==> flow/design.v <==
module ALU(
	input[31:0] SrcA,
	input[31:0] SrcB,
	input[3:0] ALUOp,
	output reg[31:0] ALUResult,
	output reg[3:0] ALUFlags
	);
	always @ (*)
	begin
		ALUFlags = 4'b0000;
		if(SrcA == SrcB)
			ALUFlags[2] = 1'b1;
		case(ALUOp)
			4'b0010:
			begin
				ALUResult = SrcA - SrcB;
			end
			4'b0100:
			begin
				ALUResult = SrcA + SrcB;
			end
			4'b1010:
			begin
				ALUResult = SrcA - SrcB;
			end
			4'b1101:
			begin
				ALUResult = SrcB;
			end
			default:
			begin
				ALUResult = 32'h00000000;
			end
		endcase
	end
endmodule
module Extend(  
	input[23:0] in,
	input[1:0] ImmSrc,
	output reg[31:0] ExtImm
	);
	integer i;
	always @ (*)
	begin
		case(ImmSrc  )
		  2'b00:
		begin
			ExtImm[7:0] = in[7:0];
			for(i=8; i<32; i=i+1)
				ExtImm[i] = in[7];
		end
		  2'b01:
		begin
			ExtImm[11:0] = in[11:0];
			for(i=12; i<32; i=i+1)
				ExtImm[i] = 'b0;
		end
		  2'b10:
		begin
			ExtImm[1:0] = 2'b00;
			ExtImm[25:2] = in[23:0];
			for(i=26; i<32; i=i+1)
				ExtImm[i] = in[23];
		end
		default:
			ExtImm = 'h00000000;
		endcase
	end
endmodule
module RegisterFile(
	input clk, 
	input reset, 
	input we,
	input[1:0] RegSrc,
	input[3:0] addr1,
	input[3:0] addr2,
	input[3:0] addr3,
	input[3:0] waddr,
	input[31:0] wdata,
	input[31:0] pcin,
	output reg[31:0] data1,
	output reg[31:0] data2,
	output reg[31:0] data3,
	output[31:0] pcout
	);
	reg[31:0] registers[15:0];
	integer idx;
	assign pcout = registers[15];
	always @ (posedge clk)
	begin
		if (reset)
		begin
			for(idx=0; idx<=15; idx=idx+1) begin
				registers[idx] <= 'h00000000;
			end
		end
		else  
		begin
			if(  we)
			begin
				if(RegSrc[0] != 1'b1)
					registers[waddr] <= wdata;
				else
					registers[14] <= registers[15] + 'd4;
			end
			if(  waddr != 4'b1111 || RegSrc[0] == 1'b1 || we == 1'b0)
				registers[15] <= pcin;
		end
	end
	always @ (*)
	begin
		begin
			if(  addr1 == 15)
			begin
				data1 = registers[15] + 32'd8;
			end
			else
			begin
				data1 = registers[addr1];
			end
			if(  addr2 == 15)
			begin
				data2 = registers[15] + 32'd8;
			end
			else
			begin
				if (  RegSrc[1] == 1'b0)
					data2 = registers[addr2];
				else
					data2 = registers[waddr];
			end
			if(  addr3 == 15)
			begin
				data3 = registers[15] + 32'd8;
			end
			else
			begin
				data3 = registers[addr3];
			end
		end
	end
endmodule
module Decoder (
	input[1:0] op,
	input[5:0] funct,
	output reg MemtoReg,
	output reg ALUSrc,
	output reg[1:0] ImmSrc,
	output reg[1:0] RegSrc,
	output reg[3:0] ALUOp,
	output reg Svalue
	);
	always @(*)
	begin
		case (op)
			2'b00:
			begin
				MemtoReg = 1'b0;
				ALUOp = funct[4:1];
				Svalue = funct[0];
				if(funct[5] == 1'b1)
				begin
					ALUSrc = 1'b1;
					ImmSrc = 2'b00;  
					RegSrc = 2'b00;
				end
				else
				begin
					ALUSrc = 1'b0;
					ImmSrc = 2'b00;
					RegSrc = 2'b00;
				end
			end
			2'b01:
			begin
				MemtoReg = 1'b1;
				ALUOp = (funct[3] == 1'b1) ? 4'b0100 : 4'b0010;
				Svalue = 1'b0;
				if(funct[5] == 1'b0)
				begin
					ALUSrc = 1'b1;
					ImmSrc = 2'b01;
					RegSrc = 2'b00;
				end
				else 
				begin
					ALUSrc = 1'b0;
					ImmSrc = 2'b01;
					RegSrc = 2'b00;				
				end
			end
			2'b10:
			begin
				MemtoReg = 1'b0;
				ALUOp = 4'b0100;
				Svalue = 1'b0;
				ALUSrc = 1'b1;
				ImmSrc = 2'b10;
				RegSrc = 2'b01;
			end
			default:
			begin
				MemtoReg = 1'b0;
				ALUOp = 4'b0000;
				Svalue = 1'b0;
				ALUSrc = 1'b0;
				ImmSrc = 2'b00;
				RegSrc = 2'b00;
			end
		endcase
	end
endmodule
module ConditionalLogic (
	input clk,
	input reset,
	input[1:0] op,
	input[5:0] funct,
	input[3:0] cond,
	input[3:0] ALUFlags,
	output reg PCSrc,
	output reg RegWrite,
	output reg MemWrite
	);
	reg condEx;
	reg Zero;
	always @(posedge clk)
	begin
		if (reset)
			Zero <= 1'b0;
		else if (op == 2'b00 && funct[4:1] == 4'b1010 && condEx == 1'b1)
			Zero <= ALUFlags[2];
	end
	always @(*)
	begin
		case(cond)
			4'b0000: condEx = (Zero == 1'b1) ? 1'b1 : 1'b0;
			4'b0001: condEx = (Zero == 1'b0) ? 1'b1 : 1'b0;
			default: condEx = 1'b1;
		endcase
	end
	always @(*)
	begin
		case(op)
			2'b00: 
			begin
				PCSrc = 1'b0;
				MemWrite = 1'b0;
				if(condEx == 1'b1)
					RegWrite = (funct[4:1] == 4'b0010 || funct[4:1] == 4'b0100 || funct[4:1] == 4'b1101) ? 1'b1 : 1'b0;
				else
					RegWrite = 1'b0;
			end
			2'b01:
			begin
				PCSrc = 1'b0;
				if(condEx == 1'b1)
				begin
					MemWrite = ~funct[0];
					RegWrite = funct[0];
				end
				else
				begin
					MemWrite = 1'b0;
					RegWrite = 1'b0;
				end
			end
			2'b10:
			begin
				MemWrite = 1'b0;
				if(condEx == 1'b1)
				begin
					PCSrc = 1'b1;
					RegWrite = (funct[4] == 1'b1) ? 1'b1 : 1'b0;
				end
				else
				begin
					PCSrc = 1'b0;
					RegWrite = 1'b0;
				end
			end
			default:
			begin
				PCSrc = 1'b0;
				MemWrite = 1'b0;
				RegWrite = 1'b0;
			end
		endcase
	end
endmodule
module ControlUnit(
	input clk,
	input reset,
	input[3:0] ALUFlags,
	input[3:0] cond,
	input[1:0] op,
	input[5:0] funct,
	output[3:0] ALUOp,
	output[1:0] ImmSrc,
	output[1:0] RegSrc,
	output PCSrc,
	output RegWrite,
	output MemWrite,
	output MemtoReg,
	output ALUSrc,
	output Svalue
	);
	Decoder _decoder(
		.op			(op),
		.funct		(funct),
		.MemtoReg	(MemtoReg),
		.ALUSrc		(ALUSrc),
		.ImmSrc		(ImmSrc),
		.RegSrc		(RegSrc),
		.ALUOp 		(ALUOp),
		.Svalue		(Svalue));
	ConditionalLogic _conditional(
		.clk		(clk),
		.reset		(reset),
		.op			(op),
		.funct		(funct),
		.cond		(cond),
		.ALUFlags	(ALUFlags),
		.PCSrc		(PCSrc),
		.RegWrite	(RegWrite),
		.MemWrite	(MemWrite));
endmodule
module ARMProcessor(
	input clk,
	input reset,
	output[31:0] pc,
	input[31:0] inst,
	input nIRQ,
	output[3:0] be,
	output[31:0] memaddr,
	output memwrite,
	output memread,
	output[31:0] writedata,
	input[31:0] readdata
	);
	assign pc = pctmp;
	assign be = 4'b1111;  
	wire[3:0] ReadAddr1, ReadAddr2, WriteAddr;
	wire[31:0] ReadData1, ReadData2, ReadData3;
	wire[31:0] Result, ExtImm, SrcB, ALUResult, PCPlus4, PCBranch, pctmp;
	wire[3:0] ALUOp, ALUFlags;
	wire[1:0] RegSrc, ImmSrc;
	wire PCSrc, RegWrite, MemWrite, MemtoReg, ALUSrc, Svalue;
	wire[31:0] NextPC;
	assign ReadAddr1 = inst[19:16];
	assign ReadAddr2 = inst[3:0];
	assign WriteAddr = inst[15:12];
	assign memaddr = ALUResult;
	assign memwrite = MemWrite;
	assign memread = 'b1;
	assign writedata = ReadData3;
	assign SrcB = (ALUSrc == 1'b0) ? ReadData2 : ExtImm;
	assign Result = (MemtoReg == 1'b0) ? ALUResult : readdata;
	assign PCPlus4 = pctmp + 32'd4;
	assign PCBranch = pctmp + ExtImm + 32'd8;
	assign NextPC = (PCSrc == 1'b0) ? PCPlus4 : PCBranch;
	ControlUnit _ControlUnit(
			.clk(clk),
			.reset(reset),
			.ALUFlags(ALUFlags), 
			.cond(inst[31:28]), 
			.op(inst[27:26]), 
			.funct(inst[25:20]), 
			.ALUOp(ALUOp), 
			.ImmSrc(ImmSrc), 
			.RegSrc(RegSrc),  
			.PCSrc(PCSrc), 
			.RegWrite(RegWrite), 
			.MemWrite(MemWrite), 
			.MemtoReg(MemtoReg), 
			.ALUSrc(ALUSrc), 
			.Svalue(Svalue)
	);
	RegisterFile _RegisterFile( 
			.clk(clk), 
			.reset(reset), 
			.we(RegWrite), 
			.RegSrc(RegSrc), 
			.addr1(ReadAddr1), 
			.addr2(ReadAddr2), 
			.addr3(WriteAddr),
			.waddr(WriteAddr), 
			.wdata(Result), 
			.pcin(NextPC), 
			.data1(ReadData1), 
			.data2(ReadData2), 
			.data3(ReadData3), 
			.pcout(pctmp)
	);
	Extend _Extend( 
		.in(inst[23:0]), 
		.ImmSrc(ImmSrc), 
		.ExtImm(ExtImm) 
	);
	ALU _ALU( 
		.SrcA(ReadData1), 
		.SrcB(SrcB), 
		.ALUOp(ALUOp), 
		.ALUFlags(ALUFlags), 
		.ALUResult(ALUResult) 
	); 
endmodule
# From RTL to reports: ARMProcessor
# Module ARMProcessor before and after one edit of its RTL, step after step.
# Lines under "before" count in the file above, lines under "after" in the edited file.
# "diff" is "after" less "before", of the values as shown; "rel_change_pct" is that difference over "before", in percent.
# Library cell names are shortened.
# Not given: --
[setup]
design = "ARMProcessor"
clk_port = "clk"
lib = "sky130hd"
lib_corner = "tt_025C_1v80"

# The edit
# The edit as a unified diff against the file above.
# A script made this edit; it was not meant as an optimisation.
# begin of diff
@@ -80,5 +80,5 @@
 	input[31:0] pcin,
 	output reg[31:0] data1,
-	output reg[31:0] data2,
+	output reg[47:0] data2,
 	output reg[31:0] data3,
 	output[31:0] pcout
# end of diff

# Word-level counts
# Yosys after proc, flatten, opt, wreduce and memory -nomap, before mapping. Enables and synchronous resets that opt folds into registers are not counted as muxes. Memory bits, and registers merged into a memory's read port (data or address), are not among the register bits. Print and check cells are not counted.
# Yosys's memory passes give these memory sizes; they may raise the number of words (mostly to a power of two), join words into wider ones and drop unused or constant bits.
[bits]
columns = ["element", "before", "after", "diff", "rel_change_pct"]
rows = [
  ["latch_bits", 0, 0, 0, "--"],
  ["ram_bits", 512, 512, 0, 0.00],
  ["rom_bits", 0, 0, 0, "--"],
  ["reg_bits", 1, 1, 0, 0.00],
  ["word_cells", 114, 115, 1, 0.88],
  ["n_memories", 1, 1, 0, 0.00],
]
[op_classes]
columns = ["element", "before", "after", "diff", "rel_change_pct"]
rows = [
  ["reduce_logical", 12, 12, 0, 0.00],
  ["equal", 18, 18, 0, 0.00],
  ["n_div", 0, 0, 0, "--"],
  ["multipliers", 0, 0, 0, "--"],
  ["shift", 0, 0, 0, "--"],
  ["bitwise", 4, 4, 0, 0.00],
  ["addsub", 6, 7, 1, 16.67],
  ["cmp", 0, 0, 0, "--"],
  ["n_mux", 72, 72, 0, 0.00],
]
[ops]
columns = ["op", "before", "after", "diff", "rel_change_pct"]
rows = [
  ["adder 32 x 4 -> 32 bit with constant B", 2, 3, 1, 50.00],
]
# Unchanged operator kinds not shown: 29.

# Logic depth
# Longest topological path by Yosys (ltp), each cell counted once; first at word level (registers and memories cut), then after technology mapping (sequential cells cut; the memories' decode and read muxes count).
[depth]
columns = ["element", "before", "after", "diff", "rel_change_pct"]
rows = [
  ["depth_word", 12, 12, 0, 0.00],
  ["ABC_AREA", "0", "0", "--", "--"],
  ["depth_mapped", 25, 25, 0, 0.00],
  ["mapped_depth_nobuf", 20, 20, 0, 0.00],
]

# Mapped cells and area
# Source: synth_stat.txt of the flow (Yosys; design flattened, memories mapped). It holds for the ABC_AREA given above (unset counts as 0); a run with the other value may have another netlist.
[types]
columns = ["type", "before", "after", "diff", "rel_change_pct"]
rows = [
  ["nor2_1", 503, 523, 20, 3.98],
  ["nor2_2", 31, 11, -20, -64.52],
  ["clkbuf_1", 179, 176, -3, -1.68],
  ["nor3_1", 64, 67, 3, 4.69],
  ["nor3_2", 12, 9, -3, -25.00],
  ["o21ai_0", 165, 167, 2, 1.21],
  ["buf_1", 26, 28, 2, 7.69],
  ["a21oi_1", 135, 136, 1, 0.74],
  ["inv_1", 81, 80, -1, -1.23],
  ["buf_2", 69, 68, -1, -1.45],
  ["nand3_1", 46, 47, 1, 2.17],
  ["buf_4", 35, 36, 1, 2.86],
  ["nor2b_1", 35, 36, 1, 2.86],
  ["o221ai_1", 35, 36, 1, 2.86],
  ["a221oi_1", 23, 24, 1, 4.35],
  ["o31ai_1", 16, 17, 1, 6.25],
  ["a31oi_1", 12, 13, 1, 8.33],
  ["mux2i_2", 11, 10, -1, -9.09],
]
# Unchanged cell types not shown: 71.
# Not every row of either side is listed.
[synth_totals]
columns = ["element", "before", "after", "diff", "rel_change_pct"]
rows = [
  ["buffers", 317, 317, 0, 0.00],
  ["cell_count", 3455, 3455, 0, 0.00],
  ["sequential_area_um2", 15394.8, 15394.8, 0.0, 0.00],
  ["flip_flops", 513, 513, 0, 0.00],
  ["yosys_area_um2", 39275.2, 39146.3, -128.9, -0.33],
]
# The figures by module come from a second, unflattened synthesis with its own total; it is not the netlist above.
[unflattened]
columns = ["element", "before", "after", "diff", "rel_change_pct"]
rows = [
  ["cells_unflattened", 3618, 3642, 24, 0.66],
  ["area_unflattened_um2", 41642.4, 41982.8, 340.4, 0.82],
]
# Each row is one instance without its submodules.
[modules_before]
columns = ["module", "n_inst", "cells", "mod_seq_area_um2", "mod_area_um2"]
rows = [
  ["RegisterFile", 1, 2358, 15374.7, 32874.0],
  ["ALU", 1, 630, 0.0, 4092.7],
  ["ARMProcessor", 1, 529, 0.0, 4002.6],
  ["Extend", 1, 60, 0.0, 360.3],
  ["ConditionalLogic", 1, 24, 20.0, 209.0],
  ["Decoder", 1, 17, 0.0, 103.8],
  ["ControlUnit", 1, 0, 0.0, 0.0],
]
[modules_after]
columns = ["module", "n_inst", "cells", "mod_seq_area_um2", "mod_area_um2"]
rows = [
  ["RegisterFile", 1, 2382, 15374.7, 33214.4],
  ["ALU", 1, 630, 0.0, 4092.7],
  ["ARMProcessor", 1, 529, 0.0, 4002.6],
  ["Extend", 1, 60, 0.0, 360.3],
  ["ConditionalLogic", 1, 24, 20.0, 209.0],
  ["Decoder", 1, 17, 0.0, 103.8],
  ["ControlUnit", 1, 0, 0.0, 0.0],
]

# Path before layout
# Source: OpenSTA report_checks on the synthesized netlist (no wires, ideal clock, input and output delay 20% of the period each), path of least setup slack; recovery checks are left aside. Register names are those of the netlist, which keeps one name where synthesis merged equal registers.
[synth_path]
columns = ["element", "before", "after", "diff", "rel_change_pct"]
rows = [
  ["path_type", "input-to-output", "input-to-output", "--", "--"],
  ["start", "input inst[16]", "input inst[16]", "--", "--"],
  ["end", "output memaddr[28]", "output memaddr[30]", "--", "--"],
  ["t_required_ps", 7200, 7200, 0, 0.00],
  ["period_ps", 9000, 9000, 0, 0.00],
  ["t_arrival_ps", 6500, 6504, 4, 0.06],
  ["path_stages", 18, 17, -1, -5.56],
  ["setup_slack_ps", 700, 696, -4, "--"],
  ["t_first_pin_ps", 1800, 1800, 0, 0.00],
  ["path_buffers", 3, 3, 0, 0.00],
  ["delay_ps", 4700, 4704, 4, 0.09],
  ["out_delay_ps", 1800, 1800, 0, 0.00],
  ["synth_period_reached_ps", 8300, 8304, 4, 0.05],
]
# "delay_ps" = arrival - input delay + setup time.
# A path that ends at an output port has no setup time.
# "path_stages": output pins that drive a net of the path, with the launching flip-flop's if there is one; two outputs of one cell count as two.
# "synth_period_reached_ps" = period - worst setup slack (recovery checks aside). The figure is calculated, with input and output delays left at 20% of the set period.
# Between the ends stands the longest chain of elaborated cells between them, by number of cells; it is not shown to be the way that was timed. Of several equally long chains one is given.
# Each line given opens the expression or statement behind the cell; cells for indexed reads and writes are added by Yosys, which also makes memories of some case tables.
# The chain passes a memory read, where the word-level depth is cut; so it can be longer than that depth.
[synth_between_before]
cell_sequence = "buf_2 -> buf_1 -> clkbuf_1 -> mux4_2 -> mux2_2 -> o221ai_1 -> ha_1 -> inv_1 -> fa_1 -> a21o_1 -> a311o_1 -> a21oi_4 -> a211oi_1 -> or2_1 -> o41ai_1 -> xnor2_1 -> o22ai_2 -> a21o_1"
elab_chain_len = 4
cone_cells = 8
classes_between = "2 x add/sub; 1 x eq/ne; 4 x mux; 1 x memory"
[synth_rtl_before]
columns = ["element", "line", "text"]
rows = [
  ["start, declared", 331, "input[31:0] inst,"],
  ["memory (16 x 32 bit)", 86, "reg[31:0] registers[15:0];"],
  ["two-way mux 32 bit", 113, "if( addr1 == 15)"],
  ["subtractor 32 bit", 16, "ALUResult = SrcA - SrcB;"],
  ["parallel mux 32 bit (select 3 bit)", 13, "case(ALUOp)"],
  ["end, declared", 334, "output[31:0] memaddr,"],
]
[synth_between_after]
cell_sequence = "buf_2 -> buf_1 -> clkbuf_1 -> mux4_2 -> mux2_2 -> o221ai_1 -> ha_1 -> inv_1 -> fa_1 -> a21o_1 -> a311o_1 -> a21oi_4 -> a211oi_1 -> o22a_1 -> a221o_1 -> o221a_1 -> a22oi_2"
elab_chain_len = 4
cone_cells = 8
classes_between = "2 x add/sub; 1 x eq/ne; 4 x mux; 1 x memory"
[synth_rtl_after]
columns = ["element", "line", "text"]
rows = [
  ["start, declared", 331, "input[31:0] inst,"],
  ["memory (16 x 32 bit)", 86, "reg[31:0] registers[15:0];"],
  ["two-way mux 32 bit", 113, "if( addr1 == 15)"],
  ["subtractor 32 bit", 16, "ALUResult = SrcA - SrcB;"],
  ["parallel mux 32 bit (select 3 bit)", 13, "case(ALUOp)"],
  ["end, declared", 334, "output[31:0] memaddr,"],
]

# Path in the finished layout
# From the final timing report of the runs of set A: the path of least setup slack in the routed layout; clock arrival at registers is part of the times.
# The report prints the path's times to 10 ps; the period is as set.
[layout_path]
columns = ["element", "before", "after", "diff", "rel_change_pct"]
rows = [
  ["path_type", "input-to-output", "input-to-output", "--", "--"],
  ["start", "input inst[16]", "input inst[0]", "--", "--"],
  ["end", "output memaddr[30]", "output memaddr[28]", "--", "--"],
  ["out_delay_ps", 1590, 1590, 0, 0.00],
  ["t_required_ps", 6360, 6360, 0, 0.00],
  ["t_arrival_ps", 5930, 5910, -20, -0.34],
  ["path_stages", 17, 24, 7, 41.18],
  ["period_ps", 7950, 7950, 0, 0.00],
  ["setup_slack_ps", 430, 450, 20, "--"],
  ["path_buffers", 5, 9, 4, 80.00],
  ["t_first_pin_ps", 1590, 1590, 0, 0.00],
]
# Between the ends stands the longest chain of elaborated cells between them, by number of cells; it is not shown to be the way that was timed. Of several equally long chains one is given.
# The chain passes a memory read, where the word-level depth is cut; so it can be longer than that depth.
[layout_between_before]
cell_sequence = "clkbuf_16 -> buf_12 -> buf_4 -> mux4_2 -> mux4_2 -> o21a_4 -> ha_4 -> a21o_1 -> a311o_1 -> a21oi_4 -> a211oi_2 -> buf_4 -> o22a_1 -> a221o_1 -> o221a_1 -> a22oi_4 -> buf_6"
elab_chain_len = 4
cone_cells = 8
classes_between = "2 x add/sub; 1 x eq/ne; 4 x mux; 1 x memory"
[layout_rtl_before]
columns = ["element", "line", "text"]
rows = [
  ["start, declared", 331, "input[31:0] inst,"],
  ["memory (16 x 32 bit)", 86, "reg[31:0] registers[15:0];"],
  ["two-way mux 32 bit", 113, "if( addr1 == 15)"],
  ["subtractor 32 bit", 16, "ALUResult = SrcA - SrcB;"],
  ["parallel mux 32 bit (select 3 bit)", 13, "case(ALUOp)"],
  ["end, declared", 334, "output[31:0] memaddr,"],
]
[layout_between_after]
cell_sequence = "clkbuf_16 -> buf_16 -> buf_8 -> mux4_2 -> nor2b_4 -> a211oi_2 -> buf_4 -> a2111oi_4 -> a21oi_4 -> buf_6 -> fa_2 -> o21bai_1 -> a211o_1 -> a211o_1 -> nand2_2 -> o31ai_4 -> buf_6 -> a22oi_2 -> buf_4 -> buf_6 -> o31a_1 -> xnor2_2 -> a21o_1 -> buf_6"
elab_chain_len = 6
cone_cells = 10
classes_between = "2 x add/sub; 1 x eq/ne; 6 x mux; 1 x memory"
[layout_rtl_after]
columns = ["element", "line", "text"]
rows = [
  ["start, declared", 331, "input[31:0] inst,"],
  ["memory (16 x 32 bit)", 86, "reg[31:0] registers[15:0];"],
  ["two-way mux 32 bit", 127, "if ( RegSrc[1] == 1'b0)"],
  ["two-way mux 32 bit", 121, "if( addr2 == 15)"],
  ["two-way mux 32 bit", 356, "assign SrcB = (ALUSrc == 1'b0) ? ReadData2 : ExtImm;"],
  ["subtractor 32 bit", 16, "ALUResult = SrcA - SrcB;"],
  ["parallel mux 32 bit (select 3 bit)", 13, "case(ALUOp)"],
  ["end, declared", 334, "output[31:0] memaddr,"],
]

# Flow runs
# Runs of the flow (Yosys, OpenROAD) on both versions; the two runs of a pair have the same settings. The constraints put input and output delay at 20% of the set period each and load the outputs with 0.01 pF.
[settings_set_A]
CORE_UTILIZATION = 40
SETUP_SLACK_MARGIN = 2.5
period_ns = 7.95
CAP_MARGIN = 20
CORE_MARGIN = 2
SLEW_MARGIN = 20
[measured_set_A]
columns = ["element", "before", "after", "diff", "rel_change_pct"]
rows = [
  ["finalUtil_pct", 54.2, 54.9, 0.7, "--"],
  ["design_die_area_um2", 100711.0, 100384.0, -327.0, -0.32],
  ["design_power_uw", 10277, 10551, 274, 2.67],
  ["synthArea_um2", 39275.2, 39146.3, -128.9, -0.33],
  ["setup_ws_ps", 427, 449, 22, "--"],
  ["final_cell_area_um2", 52530.4, 53123.4, 593.0, 1.13],
  ["tns_ps", 0, 0, 0, "--"],
  ["hold_ws_ps", 524, 544, 20, "--"],
  ["clock_period_reached_ps", 7523, 7501, -22, -0.29],
]
# "clock_period_reached_ps" = clock period - worst setup slack. The figure is calculated, with input and output delays left at 20% of the set period.
# "design_power_uw": no workload was simulated; the value follows from the tool's default switching activity.
